==> flow/design.v <==
module pc(
  input wire rst,
  input wire clk,
  input wire[31:0] din,
  input wire data_hazard,
  input wire control_hazard,
  output reg[31:0] pc
);
always @(posedge clk or posedge rst) begin
  if(rst) begin
      pc<=0;
  end
  else if(control_hazard) pc<=din;
  else if(data_hazard) pc<=pc;
  else pc <= din;
end
endmodule
module npc(
  input wire[1:0] op,
  input wire br,
  input wire[31:0] offset,
  input wire[31:0] rs_imm,
  input wire[31:0] pc,
  output wire[31:0] pc4,
  output reg[31:0] npc
);
assign pc4 = pc+4;
always @(*) begin
  if(op == 2'b01) npc = rs_imm;
  else if(op == 2'b10 && br == 1) npc = pc+offset-8;
  else if(op == 2'b10 && br == 0) npc = pc+4;
  else if(op == 2'b11) npc = pc+offset-8;
  else npc = pc+4;
end
endmodule
module IF_ID(
  input wire clk,
  input wire rst,
  input wire[31:0] IF_inst,
  input wire[31:0] IF_pc4,
  input wire data_hazard,
  input wire control_hazard,   
  output reg[31:0] ID_inst,
  output reg[31:0] ID_pc4
);
always @(posedge clk or posedge rst) begin
  if(rst) ID_inst<=0;
  else if(control_hazard) ID_inst<=0;
  else if(data_hazard) ID_inst<=ID_inst;
  else ID_inst<=IF_inst;
end
always @(posedge clk or posedge rst) begin
  if(rst) ID_pc4<=0;
  else if(control_hazard) ID_pc4<=0;
  else if(data_hazard) ID_pc4<=ID_pc4;
  else ID_pc4<=IF_pc4;
end
endmodule
module control #(
    localparam OP_R    = 7'b0110011,
    localparam OP_I    = 7'b0010011,
    localparam OP_LOAD = 7'b0000011,
    localparam OP_S    = 7'b0100011,
    localparam OP_B    = 7'b1100011,
    localparam OP_LUI  = 7'b0110111,
    localparam OP_JAL  = 7'b1101111,
    localparam OP_JALR = 7'b1100111
)
(
  input wire[31:0] inst,
  output reg[1:0] npc_op,
  output reg rf_we,
  output reg[1:0] rf_wsel,
  output reg[2:0] sext_op,
  output reg alub_sel,
  output reg dram_we,
  output reg[3:0] alu_op,
  output reg[1:0] rf_re
);
wire[6:0] opcode = inst[6:0];
wire[2:0] funct3 = inst[14:12];
wire[6:0] funct7 = inst[31:25];
always @(*) begin
  case(opcode)
    OP_R, OP_I, OP_LOAD, OP_LUI, OP_S: npc_op = 2'b00;
    OP_JALR:                           npc_op = 2'b01;
    OP_B:                              npc_op = 2'b10;
    OP_JAL:                            npc_op = 2'b11;
    default:                           npc_op = 2'b00;
  endcase
end
always @(*) begin
  if(opcode == OP_B || opcode == OP_S) rf_we = 0;
  else rf_we  = 1;
end
always @(*) begin
  case(opcode)
    OP_R, OP_I: rf_wsel = 2'b00;
    OP_LOAD: rf_wsel = 2'b01;
    OP_JALR, OP_JAL: rf_wsel = 2'b10;
    OP_LUI: rf_wsel = 2'b11;
    default: rf_wsel = 2'b00;
  endcase
end
always @(*) begin
  case(opcode)
    OP_I:
      case(funct3)
        3'b001, 3'b101: sext_op = 3'b010; 
        default: sext_op = 3'b001;
      endcase
    OP_LOAD, OP_JALR: sext_op = 3'b001;
    OP_LUI: sext_op = 3'b101;
    OP_JAL: sext_op = 3'b110;
    OP_B: sext_op = 3'b100;
    OP_S: sext_op = 3'b011;
    OP_R: sext_op = 3'b000;
    default: sext_op = 3'b000;
  endcase
end
always @ (*) begin
    case (opcode)
        OP_I, OP_LOAD, OP_S, OP_JALR:
            alub_sel = 1;  
        default:
            alub_sel = 0;  
    endcase
end
always @(*) begin
  if(opcode == OP_S) dram_we = 1;
  else dram_we = 0;
end
always @ (*) begin
    case (opcode)
        OP_R: begin
            case (funct3)
                3'b000 : alu_op = funct7[5] ? 4'b0001 : 4'b0000;
                3'b111 : alu_op = 4'b0010;
                3'b110 : alu_op = 4'b0011 ;
                3'b100 : alu_op = 4'b0100;
                3'b001 : alu_op = 4'b0101;
                3'b101 : alu_op = funct7[5] ? 4'b0111 : 4'b0110;
                default: alu_op = 4'b0010;
            endcase
        end
        OP_I: begin
            case (funct3)
                3'b000 : alu_op = 4'b0000;
                3'b111 : alu_op = 4'b0010;
                3'b110 : alu_op = 4'b0011 ;
                3'b100 : alu_op = 4'b0100;
                3'b001 : alu_op = 4'b0101;
                3'b101 : alu_op = funct7[5] ? 4'b0111 : 4'b0110;
                default: alu_op = 4'b0010;
            endcase
        end
        OP_LOAD, OP_S, OP_JALR:
            alu_op = 4'b0000;
        OP_B:begin
            case(funct3)
              3'b000 : alu_op = 4'b1000;
              3'b001 : alu_op = 4'b1001;
              3'b100 : alu_op = 4'b1010;
              3'b101 : alu_op = 4'b1011;
              default: alu_op = 4'b1000;
            endcase
        end
        default:
            alu_op = 4'b0010;
    endcase
end
always @(*) begin
  case(opcode)
    OP_I, OP_LOAD, OP_JALR:
      rf_re = 2'b01;
    OP_LUI, OP_JAL:
      rf_re = 2'b00;
    default: 
      rf_re = 2'b11;
  endcase
end
endmodule
module sext(
  input wire[31:0] din,
  input wire[2:0] op,
  output reg[31:0] ext
);
wire sign=din[31];
always @(*) begin
  if(op == 3'b000) ext=0;
  else if(op == 3'b001) ext={{20{sign}},{din[31:20]}};
  else if(op == 3'b010) ext={{27{1'b0}},{din[24:20]}};
  else if(op == 3'b011) ext={{20{sign}},{din[31:25]},{din[11:7]}};
  else if(op == 3'b100) ext={{19{sign}},{din[31]},{din[7]},{din[30:25]},{din[11:8]},{1'b0}};
  else if(op == 3'b101) ext={{din[31:12]},{12{1'b0}}};
  else if(op == 3'b110) ext={{11{sign}},{din[31]},{din[19:12]},{din[20]},{din[30:21]},{1'b0}};
  else ext = 0;
end
endmodule
module RF(
  input wire clk,
  input wire[4:0] rR1,
  input wire[4:0] rR2,
  input wire[4:0] wR,
  input wire we,
  input wire[1:0] rf_wsel,
  input wire[31:0] pc4,  
  input wire[31:0] ext,  
  input wire[31:0] alu_c,  
  input wire[31:0] rd,   
  output wire[31:0] rD1,
  output wire[31:0] rD2,
  output reg[31:0] wD   
);
reg[31:0] rf[31:0];
assign rD1 = (rR1 == 5'b0)? 32'b0 : rf[rR1];
assign rD2 = (rR2 == 5'b0)? 32'b0 : rf[rR2];
always @(*) begin
  case(rf_wsel)
    2'b00 : wD = alu_c;
    2'b01 : wD = rd;
    2'b10 : wD = pc4;
    2'b11 : wD = ext;
    default: wD = pc4;
  endcase
end
always @(posedge clk) begin
    if(we && (wR != 5'b0)) rf[wR] <= wD;
end
endmodule
module ID_EX(
  input wire clk,
  input wire rst,
  input wire[1:0] ID_npc_op,
  input wire ID_ram_we,
  input wire[3:0] ID_alu_op,
  input wire ID_alub_sel,
  input wire ID_rf_we,
  input wire[1:0] ID_rf_wsel,
  input wire[4:0] ID_wR,
  input wire[31:0] ID_pc4,
  input wire[31:0] ID_rD1,
  input wire[31:0] ID_rD2,
  input wire[31:0] ID_ext,
  output reg[1:0] EX_npc_op,
  output reg EX_ram_we,
  output reg[3:0] EX_alu_op,
  output reg EX_alub_sel,
  output reg EX_rf_we,
  output reg[1:0] EX_rf_wsel,
  output reg[4:0] EX_wR,
  output reg[31:0] EX_pc4,
  output reg[31:0] EX_rD1,
  output reg[31:0] EX_rD2,
  output reg[31:0] EX_ext,
  input wire control_hazard, 
  input wire data_hazard
);
always @(posedge clk or posedge rst) begin
  if(rst) EX_npc_op<=0;
  else if(control_hazard | data_hazard) EX_npc_op<=0;
  else EX_npc_op <= ID_npc_op;
end
always @(posedge clk or posedge rst) begin
  if(rst) EX_ram_we<=0;
  else if(control_hazard | data_hazard) EX_ram_we<=0;
  else EX_ram_we <= ID_ram_we;
end
always @(posedge clk or posedge rst) begin
  if(rst) EX_alu_op<=0;
  else if(control_hazard | data_hazard) EX_alu_op<=0;
  else EX_alu_op <= ID_alu_op;
end
always @(posedge clk or posedge rst) begin
  if(rst) EX_alub_sel<=0;
  else if(control_hazard | data_hazard) EX_alub_sel<=0;
  else EX_alub_sel <= ID_alub_sel;
end
always @(posedge clk or posedge rst) begin
  if(rst) EX_rf_we<=0;
  else if(control_hazard | data_hazard) EX_rf_we<=0;
  else EX_rf_we <= ID_rf_we;
end
always @(posedge clk or posedge rst) begin
  if(rst) EX_rf_wsel<=0;
  else if(control_hazard | data_hazard) EX_rf_wsel<=0;
  else EX_rf_wsel <= ID_rf_wsel;
end
always @(posedge clk or posedge rst) begin
  if(rst) EX_wR<=0;
  else if(control_hazard | data_hazard) EX_wR<=0;
  else EX_wR <= ID_wR;
end
always @(posedge clk or posedge rst) begin
  if(rst) EX_pc4<=0;
  else if(control_hazard | data_hazard) EX_pc4<=0;
  else EX_pc4 <= ID_pc4;
end
always @(posedge clk or posedge rst) begin
  if(rst) EX_rD1<=0;
  else if(control_hazard | data_hazard) EX_rD1<=0;
  else EX_rD1 <= ID_rD1;
end
always @(posedge clk or posedge rst) begin
  if(rst) EX_rD2<=0;
  else if(control_hazard | data_hazard) EX_rD2<=0;
  else EX_rD2 <= ID_rD2;
end
always @(posedge clk or posedge rst) begin
  if(rst) EX_ext<=0;
  else if(control_hazard | data_hazard) EX_ext<=0;
  else EX_ext <= ID_ext;
end
endmodule
module alu(
  input wire[31:0] rs1,
  input wire[31:0] rs2,
  input wire[31:0] imm,
  input wire alub_sel,
  input wire[3:0] alu_op,
  output wire[31:0] alu_c,
  output wire alu_f
);
  wire[31:0] dataA = rs1;
  wire[31:0] dataB = alub_sel ? imm : rs2;
  reg[31:0] result;
    always @(*) begin
        case(alu_op)
            4'b0000 : result = dataA + dataB;
            4'b0001 : result = dataA - dataB;
            4'b0010 : result = dataA & dataB;
            4'b0011  : result = dataA | dataB;
            4'b0100 : result = dataA ^ dataB;
            4'b0101 : result = dataA << dataB[4:0];
            4'b0110 : result = dataA >> dataB[4:0];
            4'b0111 : result = ($signed(dataA)) >>> dataB[4:0];
            default : result = 0;
        endcase
    end
    assign alu_c = result;
    wire[31:0] sub = dataA - dataB;
    wire lt = (dataA[31] ^ dataB[31]) ? dataA[31] : sub[31];
    reg f;
    always @(*) begin
      if(alu_op == 4'b1000 && sub == 0) f = 1;
      else if(alu_op == 4'b1001 && sub != 0) f = 1;
      else if(alu_op == 4'b1010 && lt) f = 1;
      else if(alu_op == 4'b1011 && lt == 0) f = 1;
      else f = 0; 
    end
    assign alu_f = f;
endmodule
module EX_MEM(
  input wire clk,
  input wire rst,
  input wire EX_ram_we,
  input wire EX_rf_we,
  input wire[1:0] EX_rf_wsel,
  input wire[4:0] EX_wR,
  input wire[31:0] EX_pc4,
  input wire[31:0] EX_alu_c,
  input wire[31:0] EX_rD2,
  input wire[31:0] EX_ext,
  output reg MEM_ram_we,
  output reg MEM_rf_we,
  output reg[1:0] MEM_rf_wsel,
  output reg[4:0] MEM_wR,
  output reg[31:0] MEM_pc4,
  output reg[31:0] MEM_alu_c,
  output reg[31:0] MEM_rD2,
  output reg[31:0] MEM_ext
);
always @(posedge clk or posedge rst) begin
  if(rst) MEM_ram_we <= 0;
  else MEM_ram_we <= EX_ram_we;
end
always @(posedge clk or posedge rst) begin
  if(rst) MEM_rf_we <= 0;
  else MEM_rf_we <= EX_rf_we;
end
always @(posedge clk or posedge rst) begin
  if(rst) MEM_rf_wsel <= 0;
  else MEM_rf_wsel <= EX_rf_wsel;
end
always @(posedge clk or posedge rst) begin
  if(rst) MEM_wR <= 0;
  else MEM_wR <= EX_wR;
end
always @(posedge clk or posedge rst) begin
  if(rst) MEM_pc4 <= 0;
  else MEM_pc4 <= EX_pc4;
end
always @(posedge clk or posedge rst) begin
  if(rst) MEM_alu_c <= 0;
  else MEM_alu_c <= EX_alu_c;
end
always @(posedge clk or posedge rst) begin
  if(rst) MEM_rD2 <= 0;
  else MEM_rD2 <= EX_rD2;
end
always @(posedge clk or posedge rst) begin
  if(rst) MEM_ext <= 0;
  else MEM_ext <= EX_ext;
end
endmodule
module MEM_WB(
  input wire clk,
  input wire rst,
  input wire MEM_rf_we,
  input wire[1:0] MEM_rf_wsel,
  input wire[4:0] MEM_wR,
  input wire[31:0] MEM_pc4,
  input wire[31:0] MEM_alu_c,
  input wire[31:0] MEM_rd,
  input wire[31:0] MEM_ext,
  output reg WB_rf_we,
  output reg[1:0] WB_rf_wsel,
  output reg[4:0] WB_wR,
  output reg[31:0] WB_pc4,
  output reg[31:0] WB_alu_c,
  output reg[31:0] WB_rd,
  output reg[31:0] WB_ext
);
always @(posedge clk or posedge rst) begin
  if(rst) WB_rf_we <= 0;
  else WB_rf_we <= MEM_rf_we;
end
always @(posedge clk or posedge rst) begin
  if(rst) WB_rf_wsel <= 0;
  else WB_rf_wsel <= MEM_rf_wsel;
end
always @(posedge clk or posedge rst) begin
  if(rst) WB_wR <= 0;
  else WB_wR <= MEM_wR;
end
always @(posedge clk or posedge rst) begin
  if(rst) WB_pc4 <= 0;
  else WB_pc4 <= MEM_pc4;
end
always @(posedge clk or posedge rst) begin
  if(rst) WB_alu_c <= 0;
  else WB_alu_c <= MEM_alu_c;
end
always @(posedge clk or posedge rst) begin
  if(rst) WB_rd <= 0;
  else WB_rd <= MEM_rd;
end
always @(posedge clk or posedge rst) begin
  if(rst) WB_ext <= 0;
  else WB_ext <= MEM_ext;
end
endmodule
module data_hazard_detection(
  input wire[4:0] ID_rR1,
  input wire[4:0] ID_rR2,
  input wire[1:0] ID_rf_re,  
  input wire[31:0] ID_rD1,
  input wire[31:0] ID_rD2,
  input wire[4:0] EX_wR,
  input wire EX_rf_we,
  input wire[1:0] EX_rf_wsel,
  input wire[31:0] EX_pc4,
  input wire[31:0] EX_ext,
  input wire[31:0] EX_alu_c,
  input wire[4:0] MEM_wR,
  input wire MEM_rf_we,
  input wire[1:0] MEM_rf_wsel,
  input wire[31:0] MEM_pc4,
  input wire[31:0] MEM_ext,
  input wire[31:0] MEM_alu_c,
  input wire[31:0] MEM_rd,
  input wire[4:0] WB_wR,
  input wire WB_rf_we,
  input wire[1:0] WB_rf_wsel,
  input wire[31:0] WB_pc4,
  input wire[31:0] WB_ext,
  input wire[31:0] WB_alu_c,
  input wire[31:0] WB_rd,
  output reg[31:0] new_rD1,
  output reg[31:0] new_rD2,
  output wire data_hazard    
);
wire rR1_a = (ID_rR1 == EX_wR) & EX_rf_we &  ID_rf_re[0] & (ID_rR1 != 5'b0);
wire rR2_a = (ID_rR2 == EX_wR) & EX_rf_we &  ID_rf_re[1] & (ID_rR2 != 5'b0);
wire rR1_b = (ID_rR1 == MEM_wR) & MEM_rf_we &  ID_rf_re[0] & (ID_rR1 != 5'b0);
wire rR2_b = (ID_rR2 == MEM_wR) & MEM_rf_we &  ID_rf_re[1] & (ID_rR2 != 5'b0);
wire rR1_c = (ID_rR1 == WB_wR) & WB_rf_we &  ID_rf_re[0] & (ID_rR1 != 5'b0);
wire rR2_c = (ID_rR2 == WB_wR) & WB_rf_we &  ID_rf_re[1] & (ID_rR2 != 5'b0);
assign data_hazard = (rR1_a && EX_rf_wsel == 2'b01) || (rR2_a && EX_rf_wsel == 2'b01);
always @(*) begin
  if(rR1_a) begin
    case(EX_rf_wsel)
      2'b10: new_rD1=EX_pc4;
      2'b11: new_rD1=EX_ext;
      2'b00: new_rD1=EX_alu_c;
      default: new_rD1=EX_alu_c;
    endcase
  end
  else if(rR1_b) begin
    case(MEM_rf_wsel)
    2'b10: new_rD1=MEM_pc4;
    2'b11: new_rD1=MEM_ext;
    2'b00: new_rD1=MEM_alu_c;
    2'b01: new_rD1=MEM_rd;
    default: new_rD1=MEM_alu_c;
    endcase
  end
  else if(rR1_c) begin
    case(WB_rf_wsel)
    2'b10: new_rD1=WB_pc4;
    2'b11: new_rD1=WB_ext;
    2'b00: new_rD1=WB_alu_c;
    2'b01: new_rD1=WB_rd;
    default: new_rD1=WB_alu_c;
    endcase
  end
  else new_rD1=ID_rD1;
end
always @(*) begin
  if(rR2_a) begin
    case(EX_rf_wsel)
      2'b10: new_rD2=EX_pc4;
      2'b11: new_rD2=EX_ext;
      2'b00: new_rD2=EX_alu_c;
      default: new_rD2=EX_alu_c;
    endcase
  end
  else if(rR2_b) begin
    case(MEM_rf_wsel)
    2'b10: new_rD2=MEM_pc4;
    2'b11: new_rD2=MEM_ext;
    2'b00: new_rD2=MEM_alu_c;
    2'b01: new_rD2=MEM_rd;
    default: new_rD2=MEM_alu_c;
    endcase
  end
  else if(rR2_c) begin
    case(WB_rf_wsel)
    2'b10: new_rD2=WB_pc4;
    2'b11: new_rD2=WB_ext;
    2'b00: new_rD2=WB_alu_c;
    2'b01: new_rD2=WB_rd;
    default: new_rD2=WB_alu_c;
    endcase
  end
  else new_rD2=ID_rD2;
end
endmodule
module control_hazard_detection(
  input wire[1:0] EX_npc_op,
  input wire alu_f,
  output reg control_hazard
);
always @(*) begin
  if(EX_npc_op == 2'b01 || EX_npc_op == 2'b11) control_hazard = 1'b1;
  else if(EX_npc_op == 2'b10 && alu_f == 1) control_hazard = 1'b1;
  else control_hazard = 1'b0;
end
endmodule
`timescale 1ns / 1ps
module myCPU (
    input  wire         cpu_rst,
    input  wire         cpu_clk,
    output wire [13:0]  inst_addr,
    input  wire [31:0]  inst,
    output wire [31:0]  Bus_addr,
    input  wire [31:0]  Bus_rdata,
    output wire         Bus_wen,
    output wire [31:0]  Bus_wdata
);
wire[31:0] pc;
wire[31:0] npc;
wire[31:0] pc4;
wire[31:0] ID_inst;
wire[31:0] ID_pc4;
wire[1:0] npc_op;
wire rf_we;
wire[1:0] rf_wsel;
wire[2:0] sext_op;
wire alub_sel;
wire dram_we;
wire[3:0] alu_op;
wire[1:0] rf_re;
wire[31:0] ext;
wire[31:0] rD1;
wire[31:0] rD2;
wire[31:0] wD;
wire[1:0] EX_npc_op;
wire EX_ram_we;
wire[3:0] EX_alu_op;
wire EX_alub_sel;
wire EX_rf_we;
wire[1:0] EX_rf_wsel;
wire[4:0] EX_wR;
wire[31:0] EX_pc4;
wire[31:0] EX_rD1;
wire[31:0] EX_rD2;
wire[31:0] EX_ext;
wire[31:0] alu_c;
wire alu_f;
wire MEM_ram_we;
wire MEM_rf_we;
wire[1:0] MEM_rf_wsel;
wire[4:0] MEM_wR;
wire[31:0] MEM_pc4;
wire[31:0] MEM_alu_c;
wire[31:0] MEM_rD2;
wire[31:0] MEM_ext;
wire[31:0] rd;
wire WB_rf_we;
wire[1:0] WB_rf_wsel;
wire[4:0] WB_wR;
wire[31:0] WB_pc4;
wire[31:0] WB_alu_c;
wire[31:0] WB_rd;
wire[31:0] WB_ext;
wire[31:0] new_rD1;
wire[31:0] new_rD2;
wire data_hazard;
wire control_hazard;
pc PC(
  .rst(cpu_rst),
  .clk(cpu_clk),
  .din(npc),
  .data_hazard(data_hazard),
  .control_hazard(control_hazard),
  .pc(pc)
);
npc NPC(
  .op(EX_npc_op),
  .br(alu_f),
  .offset(EX_ext),
  .rs_imm(alu_c),
  .pc(pc),
  .pc4(pc4),
  .npc(npc)
);
assign inst_addr = pc[15:2];
IF_ID U_IF_ID(
  .clk(cpu_clk),
  .rst(cpu_rst),
  .IF_inst(inst),
  .IF_pc4(pc4),
  .data_hazard(data_hazard),
  .control_hazard(control_hazard),   
  .ID_inst(ID_inst),
  .ID_pc4(ID_pc4)
);
control CU(
  .inst(ID_inst),
  .npc_op(npc_op),
  .rf_we(rf_we),
  .rf_wsel(rf_wsel),
  .sext_op(sext_op),
  .alub_sel(alub_sel),
  .dram_we(dram_we),
  .alu_op(alu_op),
  .rf_re(rf_re)
);
sext SEXT(
  .din(ID_inst),
  .op(sext_op),
  .ext(ext)
);
RF U_RF(
  .clk(cpu_clk),
  .rR1(ID_inst[19:15]),
  .rR2(ID_inst[24:20]),
  .wR(WB_wR),
  .we(WB_rf_we),
  .rf_wsel(WB_rf_wsel),
  .pc4(WB_pc4),  
  .ext(WB_ext),  
  .alu_c(WB_alu_c),  
  .rd(WB_rd),   
  .rD1(rD1),
  .rD2(rD2),
  .wD(wD)  
);
ID_EX U_ID_EX(
  .clk(cpu_clk),
  .rst(cpu_rst),
  .ID_npc_op(npc_op),
  .ID_ram_we(dram_we),
  .ID_alu_op(alu_op),
  .ID_alub_sel(alub_sel),
  .ID_rf_we(rf_we),
  .ID_rf_wsel(rf_wsel),
  .ID_wR(ID_inst[11:7]),
  .ID_pc4(ID_pc4),
  .ID_rD1(new_rD1),
  .ID_rD2(new_rD2),
  .ID_ext(ext),
  .EX_npc_op(EX_npc_op),
  .EX_ram_we(EX_ram_we),
  .EX_alu_op(EX_alu_op),
  .EX_alub_sel(EX_alub_sel),
  .EX_rf_we(EX_rf_we),
  .EX_rf_wsel(EX_rf_wsel),
  .EX_wR(EX_wR),
  .EX_pc4(EX_pc4),
  .EX_rD1(EX_rD1),
  .EX_rD2(EX_rD2),
  .EX_ext(EX_ext),
  .control_hazard(control_hazard), 
  .data_hazard(data_hazard)
);
alu ALU(
  .rs1(EX_rD1),
  .rs2(EX_rD2),
  .imm(EX_ext),
  .alub_sel(EX_alub_sel),
  .alu_op(EX_alu_op),
  .alu_c(alu_c),
  .alu_f(alu_f)
);
EX_MEM U_EX_MEM(
  .clk(cpu_clk),
  .rst(cpu_rst),
  .EX_ram_we(EX_ram_we),
  .EX_rf_we(EX_rf_we),
  .EX_rf_wsel(EX_rf_wsel),
  .EX_wR(EX_wR),
  .EX_pc4(EX_pc4),
  .EX_alu_c(alu_c),
  .EX_rD2(EX_rD2),
  .EX_ext(EX_ext),
  .MEM_ram_we(MEM_ram_we),
  .MEM_rf_we(MEM_rf_we),
  .MEM_rf_wsel(MEM_rf_wsel),
  .MEM_wR(MEM_wR),
  .MEM_pc4(MEM_pc4),
  .MEM_alu_c(MEM_alu_c),
  .MEM_rD2(MEM_rD2),
  .MEM_ext(MEM_ext)
);
assign Bus_addr = MEM_alu_c;   
assign rd = Bus_rdata;     
assign Bus_wen = MEM_ram_we;  
assign Bus_wdata = MEM_rD2;    
MEM_WB U_MEM_WB(
  .clk(cpu_clk),
  .rst(cpu_rst),
  .MEM_rf_we(MEM_rf_we),
  .MEM_rf_wsel(MEM_rf_wsel),
  .MEM_wR(MEM_wR),
  .MEM_pc4(MEM_pc4),
  .MEM_alu_c(MEM_alu_c),
  .MEM_rd(rd),
  .MEM_ext(MEM_ext),
  .WB_rf_we(WB_rf_we),
  .WB_rf_wsel(WB_rf_wsel),
  .WB_wR(WB_wR),
  .WB_pc4(WB_pc4),
  .WB_alu_c(WB_alu_c),
  .WB_rd(WB_rd),
  .WB_ext(WB_ext)
);
data_hazard_detection U_datahazard_detection(
  .ID_rR1(ID_inst[19:15]),
  .ID_rR2(ID_inst[24:20]),
  .ID_rf_re(rf_re),  
  .ID_rD1(rD1),
  .ID_rD2(rD2),
  .EX_wR(EX_wR),
  .EX_rf_we(EX_rf_we),
  .EX_rf_wsel(EX_rf_wsel),
  .EX_pc4(EX_pc4),
  .EX_ext(EX_ext),
  .EX_alu_c(alu_c),
  .MEM_wR(MEM_wR),
  .MEM_rf_we(MEM_rf_we),
  .MEM_rf_wsel(MEM_rf_wsel),
  .MEM_pc4(MEM_pc4),
  .MEM_ext(MEM_ext),
  .MEM_alu_c(MEM_alu_c),
  .MEM_rd(rd),
  .WB_wR(WB_wR),
  .WB_rf_we(WB_rf_we),
  .WB_rf_wsel(WB_rf_wsel),
  .WB_pc4(WB_pc4),
  .WB_ext(WB_ext),
  .WB_alu_c(WB_alu_c),
  .WB_rd(WB_rd),
  .new_rD1(new_rD1),
  .new_rD2(new_rD2),
  .data_hazard(data_hazard)
);
control_hazard_detection U_control_hazard_detection(
  .EX_npc_op(EX_npc_op),
  .alu_f(alu_f),
  .control_hazard(control_hazard)
);
endmodule
# --- Step by step through the tools: myCPU ---
# What the tools print for myCPU, step after step.
# Line numbers count from 1 in the design file above.
inputs:
  design: "myCPU"
  clock_port: "cpu_clk"
  cell_library: "sky130hd"
  lib_corner: "tt_025C_1v80"

# --- Word-level counts ---
# Source: Yosys, flattened and elaborated, memories not mapped. Widths are those after wreduce. Registers that Yosys merges into a memory's read port (data or address) are not register bits. Print and check cells do not count.
# Yosys's memory passes give these memory sizes; they may raise the number of words (mostly to a power of two), join words into wider ones and drop unused or constant bits.
classes:
  muxes: 65
  shift: 3
  reduce_logical: 31
  bitwise: 25
  mul: 0
  n_cmp: 0
  addsub: 5
  n_div: 0
  eq_ne: 48
ops:
  columns: ["cell", "count"]
  rows:
  - ["two-way mux 32 bit", 31]
  - ["case mux 32 bit (select 8 bit)", 1]
  - ["case mux 32 bit (select 4 bit)", 2]
  - ["adder 32 bit", 2]
  - ["case mux 32 bit (select 2 bit)", 1]
  - ["case mux 4 bit (select 5 bit)", 2]
  - ["adder 32 x 3 -> 32 bit with constant B", 1]
  - ["subtractor 32 bit", 1]
  - ["bitwise AND 32 bit", 1]
  - ["bitwise OR 32 bit", 1]
  - ["bitwise XOR 32 bit", 1]
  - ["subtractor 32 x 4 -> 32 bit with constant B", 1]
  - ["<< shifter 32 x 5 -> 32 bit", 1]
  - [">> shifter 32 x 5 -> 32 bit", 1]
  - [">>> shifter 32 x 5 -> 32 bit", 1]
  - ["zero test 32 bit", 1]
  - ["nonzero test 32 bit", 1]
  - ["== test 5 bit", 6]
  - ["== test 7 x 6 -> 1 bit with constant B", 3]
  - ["== test 7 bit with constant B", 3]
  - ["bitwise AND 1 bit", 18]
  - ["== test 3 bit with constant B", 6]
  - ["case mux 3 bit (select 6 bit)", 1]
  - ["case mux 2 bit (select 3 bit)", 3]
  - ["== test 2 bit with constant B", 8]
  - ["== test 4 x 3 -> 1 bit with constant B", 4]
  - ["== test 4 bit with constant B", 4]
  - ["case mux 4 bit (select 4 bit)", 1]
# Other operator kinds: 26; their cells: 70.
bits:
  memories: 1
  input_bits: 66
  out_inout_bits: 79
  rom_bits: 0
  register_bits: 513
  clocked_rd_ports_x_width: 0
  mem_bits_rw: 1024
  latch_bits: 0
mem_list:
  columns: ["name", "words", "width", "rd", "write_ports", "line_no", "rtl"]
  rows:
  - ["U_RF.rf", 32, 32, 2, 1, 215, "reg[31:0] rf[31:0];"]

# --- Logic depth ---
# Yosys ltp: most cells in a row. Word level: on the elaborated netlist, between registers, memories and ports. Mapped: between sequential cells and ports; inverters and the memories' decode and read muxes count.
logic_depth:
  depth_word: 16
  abc_area: 0
  mapped_depth: 32
  ltp_nobuf: 27

# --- After synthesis ---
# Yosys stat after the flow's synthesis: flattened, memories mapped to cells. It holds for the ABC_AREA given above (unset counts as 0); a run with the other value may have another netlist.
# The area totals of this step are shown rounded.
synth_totals:
  seqArea_mm2: 0.044
  area_mm2: 0.08
  n_buf: 419
  cell_count: 5579
  ff_cells: 1546
types:
  columns: ["type", "count", "type_area_um2"]
  rows:
  - ["sky130_fd_sc_hd__edfxtp_1", 1024, 3.07E+04]
  - ["sky130_fd_sc_hd__mux4_2", 720, 1.62E+04]
  - ["sky130_fd_sc_hd__dfrtp_1", 521, 1.3E+04]
  - ["sky130_fd_sc_hd__mux2i_1", 206, 2.06E+03]
  - ["sky130_fd_sc_hd__ha_1", 159, 1.99E+03]
  - ["sky130_fd_sc_hd__a21oi_1", 299, 1.5E+03]
  - ["sky130_fd_sc_hd__nor2_1", 394, 1.48E+03]
  - ["sky130_fd_sc_hd__nand2_1", 341, 1.28E+03]
  - ["sky130_fd_sc_hd__clkbuf_1", 313, 1.17E+03]
  - ["sky130_fd_sc_hd__o21ai_0", 192, 960.922]
  - ["sky130_fd_sc_hd__inv_1", 236, 885.85]
  - ["sky130_fd_sc_hd__a211oi_1", 94, 705.677]
  - ["sky130_fd_sc_hd__mux2_2", 61, 686.909]
  - ["sky130_fd_sc_hd__xnor2_1", 76, 665.638]
  - ["sky130_fd_sc_hd__a21o_1", 55, 412.896]
  - ["sky130_fd_sc_hd__nand3_1", 70, 350.336]
  - ["sky130_fd_sc_hd__a22oi_1", 45, 337.824]
  - ["sky130_fd_sc_hd__and2_1", 53, 331.568]
# Not listed: further types 69, cells in them 720.
# The figures by module come from a second, unflattened synthesis with its own total; it is not the netlist above.
unflattened:
  cells_unflattened: 5962
  hier_area_mm2: 0.084
# Each row is one instance without its submodules.
by_module:
  columns: ["mod", "instances", "n_cells", "seq_area_mm2", "mod_area_mm2"]
  rows:
  - ["RF", 1, 2441, 0.031, 0.048]
  - ["alu", 1, 1445, 0, 0.0094]
  - ["ID_EX", 1, 321, 0.0036, 0.0052]
  - ["data_hazard_detection", 1, 499, 0, 0.0049]
  - ["npc", 1, 558, 0, 0.0036]
  - ["EX_MEM", 1, 138, 0.0034, 0.0034]
  - ["MEM_WB", 1, 137, 0.0034, 0.0034]
  - ["IF_ID", 1, 207, 0.0016, 0.0026]
  - ["pc", 1, 70, 0.0008, 0.0014]
  - ["sext", 1, 82, 0, 0.00068]
  - ["control", 1, 63, 0, 0.00039]
  - ["control_hazard_detection", 1, 1, 0, 0.0000075]
  - ["myCPU", 1, 0, 0, 0]

# --- Timing after synthesis ---
# Path of least setup slack by OpenSTA after synthesis, without wires, with an ideal clock, recovery checks aside; 20% of the period is set as input and as output delay. Where synthesis merged equal registers, the netlist keeps one of their names.
synth_timing:
  path_type: "register to register"
  from: "register U_ID_EX.EX_alub_sel"
  to: "register U_ID_EX.EX_ext[19]"
  launch_ps: 0
  delay_ps: 7769
  driving_pins: 32
  arrival_ps: 7696
  slack_ps: 731
  period_ps: 8500
  n_path_buf: 5
  setup_time_ps: 73
  period_less_setup_slack_ps: 7769
# "delay_ps" = arrival - input delay + setup time.
# "driving_pins" counts driving pins, that of a launching flip-flop among them; a cell with two outputs on the path counts twice.
# "period_less_setup_slack_ps" = period - worst setup slack (recovery checks aside). The figure is calculated, with input and output delays left at 20% of the set period.
# Between the ends stands the longest chain of elaborated cells between them, by number of cells; it is not shown to be the way that was timed. Of several equally long chains one is given.
# A line is the first line of the expression or statement that the cell stems from. Yosys adds cells for indexed reads and writes and turns some case tables into memories.
# A register here has more assigning lines than the two given.
synth_via:
  path_cell_list: "sky130_fd_sc_hd__dfrtp_1 > sky130_fd_sc_hd__clkbuf_1 > sky130_fd_sc_hd__mux2i_1 > sky130_fd_sc_hd__clkbuf_1 > sky130_fd_sc_hd__clkbuf_1 > sky130_fd_sc_hd__buf_1 > sky130_fd_sc_hd__ha_1 > sky130_fd_sc_hd__or2_0 > sky130_fd_sc_hd__a221oi_2 > sky130_fd_sc_hd__o211a_1 > sky130_fd_sc_hd__nor4_2 > sky130_fd_sc_hd__o21ai_1 > sky130_fd_sc_hd__a22oi_1 > sky130_fd_sc_hd__nor2_1 > sky130_fd_sc_hd__nor2_1 > sky130_fd_sc_hd__nor2_1 > sky130_fd_sc_hd__nor2_1 > sky130_fd_sc_hd__fa_1 > sky130_fd_sc_hd__inv_1 > sky130_fd_sc_hd__nor4_1 > sky130_fd_sc_hd__o31ai_1 > sky130_fd_sc_hd__nor3_1 > sky130_fd_sc_hd__nand4_1 > sky130_fd_sc_hd__nor4b_1 > sky130_fd_sc_hd__nand4b_1 > sky130_fd_sc_hd__or4_1 > sky130_fd_sc_hd__or3_1 > sky130_fd_sc_hd__a311o_1 > sky130_fd_sc_hd__a2111o_1 > sky130_fd_sc_hd__o21bai_4 > sky130_fd_sc_hd__buf_6 > sky130_fd_sc_hd__a21oi_2"
  elab_chain_len: 14
  cone_cells: 20
  cone_classes: "add/sub: 1; mux: 9; logic: 3; reduce/logical: 7"
synth_rtl:
  columns: ["item", "line_no", "rtl"]
  rows:
  - ["start, declared", 248, "output reg EX_alub_sel,"]
  - ["start, assigned", 275, "if(rst) EX_alub_sel<=0;"]
  - ["start, assigned", 277, "else EX_alub_sel <= ID_alub_sel;"]
  - ["two-way mux 32 bit", 325, "wire[31:0] dataB = alub_sel ? imm : rs2;"]
  - ["subtractor 32 bit", 341, "wire[31:0] sub = dataA - dataB;"]
  - ["two-way mux 1 bit", 342, "wire lt = (dataA[31] ^ dataB[31]) ? dataA[31] : sub[31];"]
  - ["NOT 1 bit", 348, "else if(alu_op == 4'b1011 && lt == 0) f = 1;"]
  - ["logical AND 1 bit", 348, null]
  - ["two-way mux 1 bit", 348, null]
  - ["two-way mux 1 bit", 347, "else if(alu_op == 4'b1010 && lt) f = 1;"]
  - ["two-way mux 1 bit", 346, "else if(alu_op == 4'b1001 && sub != 0) f = 1;"]
  - ["two-way mux 1 bit", 345, "if(alu_op == 4'b1000 && sub == 0) f = 1;"]
  - ["logical AND 1 bit", 556, "else if(EX_npc_op == 2'b10 && alu_f == 1) control_hazard = 1'b1;"]
  - ["two-way mux 1 bit", 556, null]
  - ["two-way mux 1 bit", 555, "if(EX_npc_op == 2'b01 || EX_npc_op == 2'b11) control_hazard = 1'b1;"]
  - ["bitwise OR 1 bit", 311, "else if(control_hazard | data_hazard) EX_ext<=0;"]
  - ["two-way mux 32 bit", 311, null]
  - ["end, assigned", 311, null]
  - ["end, assigned", 312, "else EX_ext <= ID_ext;"]
  - ["end, declared", 255, "output reg[31:0] EX_ext,"]

# --- Path in the finished layout ---
# Path of least setup slack in the final report of stored run 2 (OpenROAD, finished layout, wires in). Where an end is a register, its clock arrival counts in the times.
# The report prints the path's times to 10 ps; the period is as set.
layout_timing:
  path_type: "register to register"
  from: "register U_ID_EX.EX_alub_sel"
  to: "register U_ID_EX.EX_ext[5]"
  driving_pins: 34
  slack_ps: -2520
  setup_time_ps: 60
  arrival_ps: 7910
  n_path_buf: 8
  launch_ps: 850
  period_ps: 4620
# Between the ends stands the longest chain of elaborated cells between them, by number of cells; it is not shown to be the way that was timed. Of several equally long chains one is given.
# A register here has more assigning lines than the two given.
layout_via:
  path_cell_list: "sky130_fd_sc_hd__dfrtp_2 > sky130_fd_sc_hd__buf_6 > sky130_fd_sc_hd__mux2i_4 > sky130_fd_sc_hd__ha_4 > sky130_fd_sc_hd__or4_4 > sky130_fd_sc_hd__nor3_4 > sky130_fd_sc_hd__o211a_1 > sky130_fd_sc_hd__nor4_4 > sky130_fd_sc_hd__o21ai_2 > sky130_fd_sc_hd__a22oi_2 > sky130_fd_sc_hd__nor2_1 > sky130_fd_sc_hd__nor2_1 > sky130_fd_sc_hd__nor2_1 > sky130_fd_sc_hd__nor2_1 > sky130_fd_sc_hd__fa_1 > sky130_fd_sc_hd__inv_2 > sky130_fd_sc_hd__nor4_4 > sky130_fd_sc_hd__buf_4 > sky130_fd_sc_hd__o31ai_2 > sky130_fd_sc_hd__nor3_2 > sky130_fd_sc_hd__nand4_1 > sky130_fd_sc_hd__nor4b_2 > sky130_fd_sc_hd__nand4b_1 > sky130_fd_sc_hd__or4_4 > sky130_fd_sc_hd__or3_4 > sky130_fd_sc_hd__a311o_2 > sky130_fd_sc_hd__buf_6 > sky130_fd_sc_hd__buf_6 > sky130_fd_sc_hd__nor2_4 > sky130_fd_sc_hd__buf_12 > sky130_fd_sc_hd__buf_8 > sky130_fd_sc_hd__buf_12 > sky130_fd_sc_hd__buf_16 > sky130_fd_sc_hd__and3_1"
  elab_chain_len: 14
  cone_cells: 20
  cone_classes: "add/sub: 1; mux: 9; logic: 3; reduce/logical: 7"
layout_rtl:
  columns: ["item", "line_no", "rtl"]
  rows:
  - ["start, declared", 248, "output reg EX_alub_sel,"]
  - ["start, assigned", 275, "if(rst) EX_alub_sel<=0;"]
  - ["start, assigned", 277, "else EX_alub_sel <= ID_alub_sel;"]
  - ["two-way mux 32 bit", 325, "wire[31:0] dataB = alub_sel ? imm : rs2;"]
  - ["subtractor 32 bit", 341, "wire[31:0] sub = dataA - dataB;"]
  - ["two-way mux 1 bit", 342, "wire lt = (dataA[31] ^ dataB[31]) ? dataA[31] : sub[31];"]
  - ["NOT 1 bit", 348, "else if(alu_op == 4'b1011 && lt == 0) f = 1;"]
  - ["logical AND 1 bit", 348, null]
  - ["two-way mux 1 bit", 348, null]
  - ["two-way mux 1 bit", 347, "else if(alu_op == 4'b1010 && lt) f = 1;"]
  - ["two-way mux 1 bit", 346, "else if(alu_op == 4'b1001 && sub != 0) f = 1;"]
  - ["two-way mux 1 bit", 345, "if(alu_op == 4'b1000 && sub == 0) f = 1;"]
  - ["logical AND 1 bit", 556, "else if(EX_npc_op == 2'b10 && alu_f == 1) control_hazard = 1'b1;"]
  - ["two-way mux 1 bit", 556, null]
  - ["two-way mux 1 bit", 555, "if(EX_npc_op == 2'b01 || EX_npc_op == 2'b11) control_hazard = 1'b1;"]
  - ["bitwise OR 1 bit", 311, "else if(control_hazard | data_hazard) EX_ext<=0;"]
  - ["two-way mux 32 bit", 311, null]
  - ["end, assigned", 311, null]
  - ["end, assigned", 312, "else EX_ext <= ID_ext;"]
  - ["end, declared", 255, "output reg[31:0] EX_ext,"]

# 6 stored runs of myCPU in the flow (synthesis by Yosys, layout by OpenROAD, sky130hd cells), in arbitrary order. Constraints: input delay and output delay 20% of the set period each, output load 0.01 pF.
# By "worst_setup_path_time_ps" is meant the share of the clock period that the worst setup path is allowed (20% is reserved at inputs, 20% at outputs), minus its slack. Clock arrival times at its registers enter into it.
# "worst_setup_path_time_ps" is known to 10 ps.
# The measured numbers are rounded.
runs:
  - name: "stored run 1"
    settings:
      ABC_AREA: 1
      CORE_ASPECT_RATIO: 0.71
      CTS_CLUSTER_DIAMETER: 283
      CTS_CLUSTER_SIZE: 97
      GPL_ROUTABILITY_DRIVEN: 0
      MIN_ROUTING_LAYER: "met2"
      period_ns: 8.5
      CAP_MARGIN: 20
      CORE_MARGIN: 2
      CORE_UTILIZATION: 40
      SLEW_MARGIN: 20
    outcome: "no results, routing failed with GRT-0116"
  - name: "stored run 2"
    settings:
      CELL_PAD_IN_SITES_DETAIL_PLACEMENT: 2
      CELL_PAD_IN_SITES_GLOBAL_PLACEMENT: 3
      CORE_ASPECT_RATIO: 0.91
      CORE_MARGIN: 7
      CORE_UTILIZATION: 30
      CTS_CLUSTER_DIAMETER: 73
      GPL_ROUTABILITY_DRIVEN: 1
      PLACE_DENSITY_LB_ADDON: 0.11
      SETUP_SLACK_MARGIN: 1.08
      period_ns: 4.62
      CAP_MARGIN: 20
      SLEW_MARGIN: 20
    results:
      timing.setup.ws_ps: -2500
      synthesis_area_mm2: 0.08
      die_area_mm2: 0.28
      final_setup_tns_ps: -600000
      finish.stdcell_area_mm2: 0.1
      worst_hold_slack_ps: 360
      worst_setup_path_time_ps: 7140
      critical_path_kind: "register to register"
  - name: "stored run 3"
    settings:
      CAP_MARGIN: 20
      CELL_PAD_IN_SITES_DETAIL_PLACEMENT: 2
      CELL_PAD_IN_SITES_GLOBAL_PLACEMENT: 3
      CORE_MARGIN: 7
      CORE_UTILIZATION: 42
      GPL_ROUTABILITY_DRIVEN: 1
      PLACE_DENSITY_LB_ADDON: 0.23
      SLEW_MARGIN: 5
      period_ns: 6.75
    results:
      timing.setup.ws_ps: -270
      synthesis_area_mm2: 0.08
      die_area_mm2: 0.2
      final_setup_tns_ps: -17000
      finish.stdcell_area_mm2: 0.095
      worst_hold_slack_ps: 350
      worst_setup_path_time_ps: 7020
      critical_path_kind: "register to register"
  - name: "stored run 4"
    settings:
      CAP_MARGIN: 5
      CELL_PAD_IN_SITES_DETAIL_PLACEMENT: 2
      CORE_UTILIZATION: 59
      CTS_CLUSTER_DIAMETER: 344
      GPL_TIMING_DRIVEN: 1
      MAX_ROUTING_LAYER: "met4"
      PLACE_DENSITY_LB_ADDON: 0.12
      SETUP_SLACK_MARGIN: 2.13
      period_ns: 8.02
      CORE_MARGIN: 2
      SLEW_MARGIN: 20
    outcome: "no results, placement failed with DPL-0033"
  - name: "stored run 5"
    settings:
      ABC_AREA: 0
      CAP_MARGIN: 25
      CORE_ASPECT_RATIO: 0.71
      CTS_CLUSTER_DIAMETER: 283
      CTS_CLUSTER_SIZE: 97
      GPL_ROUTABILITY_DRIVEN: 0
      HOLD_SLACK_MARGIN: 0.01
      MIN_ROUTING_LAYER: "met1"
      SLEW_MARGIN: 30
      TNS_END_PERCENT: 65
      period_ns: 8.5
      CORE_MARGIN: 2
      CORE_UTILIZATION: 40
    results:
      timing.setup.ws_ps: 250
      synthesis_area_mm2: 0.08
      die_area_mm2: 0.2
      final_setup_tns_ps: 0
      finish.stdcell_area_mm2: 0.086
      worst_hold_slack_ps: 400
      worst_setup_path_time_ps: 8250
      critical_path_kind: "register to register"
  - name: "stored run 6"
    settings:
      ABC_AREA: 1
      CAP_MARGIN: 15
      CELL_PAD_IN_SITES_DETAIL_PLACEMENT: 2
      CELL_PAD_IN_SITES_GLOBAL_PLACEMENT: 3
      CORE_ASPECT_RATIO: 0.91
      CORE_MARGIN: 10
      CORE_UTILIZATION: 69
      CTS_CLUSTER_DIAMETER: 73
      GPL_ROUTABILITY_DRIVEN: 1
      MIN_ROUTING_LAYER: "met2"
      PLACE_DENSITY_LB_ADDON: 0.11
      SETUP_SLACK_MARGIN: 0.25
      SLEW_MARGIN: 15
      period_ns: 7.47
    outcome: "no results, placement failed with FLW-0024"
